==> flow/design.v <==
module a23_multiply (
input                       i_clk,
input                       i_rst,           
input                       i_fetch_stall,
input       [31:0]          i_a_in,          
input       [31:0]          i_b_in,          
input       [1:0]           i_function,
input                       i_execute,
output      [31:0]          o_out,
output      [1:0]           o_flags,         
output reg                  o_done           
);
wire        enable;
wire        accumulate;
wire [33:0] multiplier;
wire [33:0] multiplier_bar;
wire [33:0] sum;
wire [33:0] sum34_b;
reg  [5:0]  count;
reg  [5:0]  count_nxt;
reg  [67:0] product;
reg  [67:0] product_nxt;
reg  [1:0]  flags_nxt;
wire [32:0] sum_acc1;            
assign enable         = i_function[0];
assign accumulate     = i_function[1];
assign multiplier     =  { 2'd0, i_a_in} ;
assign multiplier_bar = ~{ 2'd0, i_a_in} + 34'd1 ;
assign sum34_b        =  product[1:0] == 2'b01 ? multiplier     :
                         product[1:0] == 2'b10 ? multiplier_bar :
                                                 34'd0          ;
    assign sum =  product[67:34] + sum34_b;
    assign sum_acc1 = {1'd0, product[32:1]} + {1'd0, i_a_in};
always @*
    begin
    count_nxt           = count;
    product_nxt         = product;
    flags_nxt   = { product[32], product[32:1] == 32'd0 }; 
    if ( count == 6'd0 )
        product_nxt = {33'd0, 1'd0, i_b_in, 1'd0 } ;
    else if ( count <= 6'd33 )
        product_nxt = { sum[33], sum, product[33:1]} ;
    else if ( count == 6'd34 && accumulate )
        begin
        product_nxt         = { product[64:33], sum_acc1[31:0], 1'd0};  
        end
    if (count == 6'd0)   
        count_nxt   = enable ? 6'd1 : 6'd0;
    else if ((count == 6'd34 && !accumulate) ||   
             (count == 6'd35 &&  accumulate)  )   
        count_nxt   = 6'd0;
    else
        count_nxt   = count + 1'd1;
    end
always @ ( posedge i_clk )
    if ( i_rst )
        begin
        count           <= 6'd0;
        o_done          <= 1'd0;
        end
    else if ( !i_fetch_stall )
        begin
        count           <= i_execute ? count_nxt          : count;           
        product         <= i_execute ? product_nxt        : product;        
        o_done          <= i_execute ? count == 6'd31     : o_done;          
        end
assign o_out   = product[32:1]; 
assign o_flags = flags_nxt;
endmodule
module amber_mul (
input                       i_clk,
input                       i_rst,           
input                       i_start,
input                       i_accumulate,    
input       [31:0]          i_a,             
input       [31:0]          i_b,             
input       [31:0]          i_c,             
output                      o_ready,
output                      o_done,
output      [31:0]          o_result,
output      [1:0]           o_flags          
);
reg         busy;
reg         acc_q;
reg  [31:0] a_q;
reg  [31:0] c_q;
reg         done_d1;
reg         done_d2;
reg         done_d3;
wire        mult_done;
wire        take;
wire [31:0] mult_a;
wire [1:0]  mult_function;
assign take          = i_start && !busy;
assign o_ready       = !busy;
assign mult_a        = done_d2 ? c_q : a_q;
assign mult_function = busy ? { acc_q, 1'd0 } : { i_accumulate, take };
always @ ( posedge i_clk )
    if ( take )
        begin
        acc_q <= i_accumulate;
        a_q   <= i_a;
        c_q   <= i_c;
        end
always @ ( posedge i_clk )
    if ( i_rst )
        begin
        busy    <= 1'd0;
        done_d1 <= 1'd0;
        done_d2 <= 1'd0;
        done_d3 <= 1'd0;
        end
    else
        begin
        busy    <= take ? 1'd1 : ( o_done ? 1'd0 : busy );
        done_d1 <= mult_done;
        done_d2 <= done_d1;
        done_d3 <= done_d2 && acc_q;
        end
assign o_done = busy && ( acc_q ? done_d3 : done_d2 );
a23_multiply u_multiply (
    .i_clk          ( i_clk          ),
    .i_rst          ( i_rst          ),
    .i_fetch_stall  ( 1'd0           ),
    .i_a_in         ( mult_a         ),
    .i_b_in         ( i_b            ),
    .i_function     ( mult_function  ),
    .i_execute      ( 1'd1           ),
    .o_out          ( o_result       ),
    .o_flags        ( o_flags        ),
    .o_done         ( mult_done      )
);
endmodule
From RTL to reports: amber_mul
What the tools print for amber_mul, step after step.
Lines are those of the file above, counted from 1.
Not given: --
Inputs
  design top: amber_mul
  clock port: i_clk
  library: sky130hd
  library corner: tt_025C_1v80

Word-level counts
Source: Yosys, flattened and elaborated, memories not mapped. Widths are those after wreduce. Registers that Yosys merges into a memory's read port (data or address) are not register bits. Print and check cells do not count. Equal cells are merged and count once.
Word-level totals
  clocked read ports x word width: 0
  input port bits: 100
  bits in registers: 144
  bits in latches: 0
  RAM bits: 0
  memory bits (read-only): 0
  word-level cells: 50
  memories kept: 0
Cells by class
  $mul: 0
  muxes and demuxes: 13
  bitwise logic cells: 2
  divide/modulo/power cells: 0
  order comparisons: 1
  shift-type cells: 0
  equality and inequality tests: 5
  reductions and logical operators: 14
  add/subtract/negate cells: 4
Operators by type and width (count)
  68-bit two-way mux: 2
  34-bit two-way mux: 2
  32-bit NOT with 34-bit output: 1
  34-bit by 1-bit adder with 34-bit output (second input constant): 1
  34-bit adder: 1
  33-bit two-way mux: 1
  32-bit adder: 1
  32-bit zero test: 1
  32-bit two-way mux: 1
  6-bit == test (second input constant): 2
  6-bit two-way mux: 2
  1-bit logical AND: 6
  6-bit by 1-bit adder with 6-bit output (second input constant): 1
  6-bit by 5-bit == test with 1-bit output (second input constant): 1
  6-bit less-or-equal comparator (second input constant): 1
  6-bit zero test: 1
  1-bit two-way mux: 4
  3-bit nonzero test: 1
  1-bit zero test: 2
  2-bit by 1-bit == test with 1-bit output (second input constant): 1
  2-bit == test (second input constant): 1
  2-bit AND reduction: 1
  2-bit nonzero test: 1
  2-bit two-way mux: 1
  1-bit logical OR: 1
  1-bit NOT: 1

Depth
Yosys ltp: most cells in a row. Word level: on the elaborated netlist, between registers, memories and ports. Mapped: between sequential cells and ports; inverters and the memories' decode and read muxes count.
Depth
  depth in word-level cells: 8
  ABC_AREA: 0
  gate-level depth with buffers: 26
  depth with buffers taken out: 19

Synthesis result
Yosys stat after the flow's synthesis: flattened, memories mapped to cells. It holds for the ABC_AREA given above (unset counts as 0); a run with the other value may have another netlist.
Mapped netlist
  flip-flop cells: 143
  buffers: 67
  cell area after synthesis: 10203.5 um^2
  standard cells after synthesis: 1020
Cells by type (count)
  sky130_fd_sc_hd__edfxtp_1: 132
  sky130_fd_sc_hd__ha_1: 69
  sky130_fd_sc_hd__xnor2_1: 50
  sky130_fd_sc_hd__o21ai_0: 65
  sky130_fd_sc_hd__a21oi_1: 63
  sky130_fd_sc_hd__mux2i_1: 29
  sky130_fd_sc_hd__nor2_1: 70
  sky130_fd_sc_hd__buf_4: 33
  sky130_fd_sc_hd__xor2_1: 27
  sky130_fd_sc_hd__a21o_1: 30
  sky130_fd_sc_hd__dfxtp_1: 11
  sky130_fd_sc_hd__a22oi_1: 24
  sky130_fd_sc_hd__nand2_1: 48
  sky130_fd_sc_hd__inv_1: 47
  sky130_fd_sc_hd__nor3_1: 33
  sky130_fd_sc_hd__o22ai_1: 26
  sky130_fd_sc_hd__nand3_1: 22
  sky130_fd_sc_hd__nand2b_1: 17
Not listed: further types 56, cells in them 224.
The figures by module come from a second, unflattened synthesis with its own total; it is not the netlist above.
Second synthesis, totals
  cell total of the unflattened synthesis: 1052
  area total of the unflattened synthesis: 10432.5 um^2
Each row is one instance without its submodules.
Modules
  a23_multiply: cells 934, sequential area 2152.1 um^2, times used 1, area 7780.0 um^2
  amber_mul: cells 118, sequential area 2031.9 um^2, times used 1, area 2652.5 um^2

Worst setup path after synthesis
Path of least setup slack by OpenSTA after synthesis, without wires, with an ideal clock, recovery checks aside; 20% of the period is set as input and as output delay. Where synthesis merged equal registers, the netlist keeps one of their names.
Timing path after synthesis
  path type: reg-to-reg
  from: reg done_d2
  to: reg (no name shown)
  delay of the path: 5.938 ns
  clock period: 5.0 ns
  data arrival time: 5.672 ns
  slack: -0.938 ns
  buffers on the path: 7
  data required time: 4.734 ns
  stages: 27
  synthesis period reached: 5.938 ns
"delay of the path" is the arrival time less input delay plus setup time.
"stages" counts driving pins, that of a launching flip-flop among them; a cell with two outputs on the path counts twice.
"synthesis period reached" is the clock period less the worst setup slack; recovery checks do not enter. This is arithmetic on one report: input and output delays are still those of the set period (20% each).
Between the ends stands the longest chain of elaborated cells between them, by number of cells; it is not shown to be the way that was timed. Of several equally long chains one is given.
Each line given opens the expression or statement behind the cell; cells for indexed reads and writes are added by Yosys, which also makes memories of some case tables.
On the way, after synthesis
  cell sequence: sky130_fd_sc_hd__dfxtp_1 -> sky130_fd_sc_hd__buf_6 -> sky130_fd_sc_hd__buf_12 -> sky130_fd_sc_hd__buf_6 -> sky130_fd_sc_hd__buf_2 -> sky130_fd_sc_hd__buf_2 -> sky130_fd_sc_hd__buf_1 -> sky130_fd_sc_hd__mux2i_1 -> sky130_fd_sc_hd__ha_1 -> sky130_fd_sc_hd__o211ai_2 -> sky130_fd_sc_hd__or4_4 -> sky130_fd_sc_hd__nor2b_4 -> sky130_fd_sc_hd__nand3_4 -> sky130_fd_sc_hd__a2111oi_4 -> sky130_fd_sc_hd__xnor2_1 -> sky130_fd_sc_hd__o22ai_1 -> sky130_fd_sc_hd__ha_1 -> sky130_fd_sc_hd__clkbuf_1 -> sky130_fd_sc_hd__a21oi_1 -> sky130_fd_sc_hd__o21ai_0 -> sky130_fd_sc_hd__a21o_1 -> sky130_fd_sc_hd__a21o_1 -> sky130_fd_sc_hd__a21oi_1 -> sky130_fd_sc_hd__o211ai_1 -> sky130_fd_sc_hd__a31oi_1 -> sky130_fd_sc_hd__xor2_1 -> sky130_fd_sc_hd__nor2_1
  cells in the longest elaborated chain: 7
  elaborated cells between the ends (all ways): 7
  source lines of those cells: 6
Ends and longest elaborated chain, after synthesis
  start, declared: line 88  | reg         done_d2;
  start, assigned: line 110  | done_d2 <= 1'd0;
  start, assigned: line 117  | done_d2 <= done_d1;
  32-bit two-way mux: line 96  | assign mult_a        = done_d2 ? c_q : a_q;
  32-bit NOT with 34-bit output: line 28  | assign multiplier_bar = ~{ 2'd0, i_a_in} + 34'd1 ;
  34-bit by 1-bit adder with 34-bit output: line 28
  34-bit two-way mux: line 30
  34-bit two-way mux: line 29
  34-bit adder: line 32
  68-bit two-way mux: line 41  | else if ( count <= 6'd33 )
  end, assigned: line 64
  end, declared: line 21

Worst path after layout
Path of least setup slack in the final report of job 1 (OpenROAD, finished layout, wires in). Where an end is a register, its clock arrival counts in the times.
Timing path after layout
  path type: reg-to-reg
  from: reg done_d2
  to: reg (no name shown)
  buffers on the path: 8
  slack: -0.45 ns
  stages: 27
  data arrival time: 5.77 ns
  clock period: 5.15 ns
  data required time: 5.32 ns
Between the ends stands the longest chain of elaborated cells between them, by number of cells; it is not shown to be the way that was timed. Of several equally long chains one is given.
On the way, after layout
  cell sequence: sky130_fd_sc_hd__dfxtp_2 -> sky130_fd_sc_hd__buf_8 -> sky130_fd_sc_hd__buf_12 -> sky130_fd_sc_hd__buf_12 -> sky130_fd_sc_hd__buf_12 -> sky130_fd_sc_hd__buf_12 -> sky130_fd_sc_hd__buf_12 -> sky130_fd_sc_hd__mux2i_4 -> sky130_fd_sc_hd__ha_4 -> sky130_fd_sc_hd__o211ai_4 -> sky130_fd_sc_hd__or4_4 -> sky130_fd_sc_hd__nor2b_4 -> sky130_fd_sc_hd__nand3_4 -> sky130_fd_sc_hd__a2111oi_4 -> sky130_fd_sc_hd__xnor2_2 -> sky130_fd_sc_hd__o22ai_2 -> sky130_fd_sc_hd__ha_4 -> sky130_fd_sc_hd__buf_8 -> sky130_fd_sc_hd__a21oi_4 -> sky130_fd_sc_hd__buf_4 -> sky130_fd_sc_hd__o21ai_1 -> sky130_fd_sc_hd__o21ai_2 -> sky130_fd_sc_hd__a211oi_4 -> sky130_fd_sc_hd__o211a_1 -> sky130_fd_sc_hd__o32a_1 -> sky130_fd_sc_hd__xnor2_1 -> sky130_fd_sc_hd__nor2_1
  cells in the longest elaborated chain: 7
  elaborated cells between the ends (all ways): 7
  source lines of those cells: 6
Ends and longest elaborated chain, after layout
  start, declared: line 88  | reg         done_d2;
  start, assigned: line 110  | done_d2 <= 1'd0;
  start, assigned: line 117  | done_d2 <= done_d1;
  32-bit two-way mux: line 96  | assign mult_a        = done_d2 ? c_q : a_q;
  32-bit NOT with 34-bit output: line 28  | assign multiplier_bar = ~{ 2'd0, i_a_in} + 34'd1 ;
  34-bit by 1-bit adder with 34-bit output: line 28
  34-bit two-way mux: line 30
  34-bit two-way mux: line 29
  34-bit adder: line 32
  68-bit two-way mux: line 41  | else if ( count <= 6'd33 )
  end, assigned: line 64
  end, declared: line 21

Lab notebook: amber_mul

Module amber_mul, platform sky130hd: 3 stored runs of the flow (Yosys, OpenROAD) with differing settings, in no particular order. Input and output delays are each 20% of the period that was set; the output load is 0.01 pF.
By "achieved clock period (ns)" is meant the clock period of the run minus its worst setup slack. This is arithmetic on one report: input and output delays are still those of the set period (20% each).
"worst setup path time (ns)" means the part of the period allowed to the worst setup path (the constraints hold back 20% at inputs and 20% at outputs) less its slack; where the path has registers, the arrival times of their clocks count too.
"finish__power__total" is the tool's figure for a default switching activity; nothing was simulated.

settings of job 1
{
  "CELL_PAD_IN_SITES_DETAIL_PLACEMENT": 2,
  "CORE_UTILIZATION": 40,
  "GPL_TIMING_DRIVEN": 0,
  "MAX_ROUTING_LAYER": "met4",
  "PLACE_DENSITY_LB_ADDON": 0.03,
  "SETUP_SLACK_MARGIN": 0.35,
  "TNS_END_PERCENT": 15,
  "period_ns": 5.15,
  "CAP_MARGIN": 20,
  "CORE_MARGIN": 2,
  "SLEW_MARGIN": 20
}
report of job 1
yosys chip area after synthesis (um^2): 10203.5
finish__design__die__area: 26802.6
finish__design__instance__area__stdcell: 13369.1
finish__timing__setup__ws: -0.447
finish__timing__setup__tns: -1.042
finish__timing__hold__ws: 0.447
finish__power__total: 4.359e-03
achieved clock period (ns): 5.597
worst setup path time (ns): 5.60
worst setup path kind: reg-to-reg

settings of job 2
{
  "CELL_PAD_IN_SITES_DETAIL_PLACEMENT": 2,
  "CELL_PAD_IN_SITES_GLOBAL_PLACEMENT": 1,
  "CORE_MARGIN": 3,
  "CORE_UTILIZATION": 40,
  "GPL_TIMING_DRIVEN": 0,
  "MAX_ROUTING_LAYER": "met4",
  "PLACE_DENSITY_LB_ADDON": 0.03,
  "SETUP_SLACK_MARGIN": 0.04,
  "SLEW_MARGIN": 40,
  "TNS_END_PERCENT": 10,
  "period_ns": 2.88,
  "CAP_MARGIN": 20
}
report of job 2
yosys chip area after synthesis (um^2): 10203.5
finish__design__die__area: 27461.5
finish__design__instance__area__stdcell: 14222.4
finish__timing__setup__ws: -2.656
finish__timing__setup__tns: -96.035
finish__timing__hold__ws: 0.493
finish__power__total: 8.645e-03
achieved clock period (ns): 5.536
worst setup path time (ns): 5.54
worst setup path kind: reg-to-reg

settings of job 3
{
  "ABC_AREA": 0,
  "CELL_PAD_IN_SITES_DETAIL_PLACEMENT": 2,
  "CORE_MARGIN": 6,
  "CORE_UTILIZATION": 38,
  "GPL_TIMING_DRIVEN": 1,
  "HOLD_SLACK_MARGIN": 0.21,
  "MAX_ROUTING_LAYER": "met5",
  "PLACE_DENSITY": 0.36,
  "SETUP_SLACK_MARGIN": 1.06,
  "period_ns": 5.22,
  "CAP_MARGIN": 20,
  "SLEW_MARGIN": 20
}
report of job 3
yosys chip area after synthesis (um^2): 10203.5
finish__design__die__area: 30928.5
finish__design__instance__area__stdcell: 13779.5
finish__timing__setup__ws: 0.474
finish__timing__setup__tns: 0.000
finish__timing__hold__ws: 0.467
finish__power__total: 4.399e-03
achieved clock period (ns): 4.746
worst setup path time (ns): 4.75
worst setup path kind: reg-to-reg
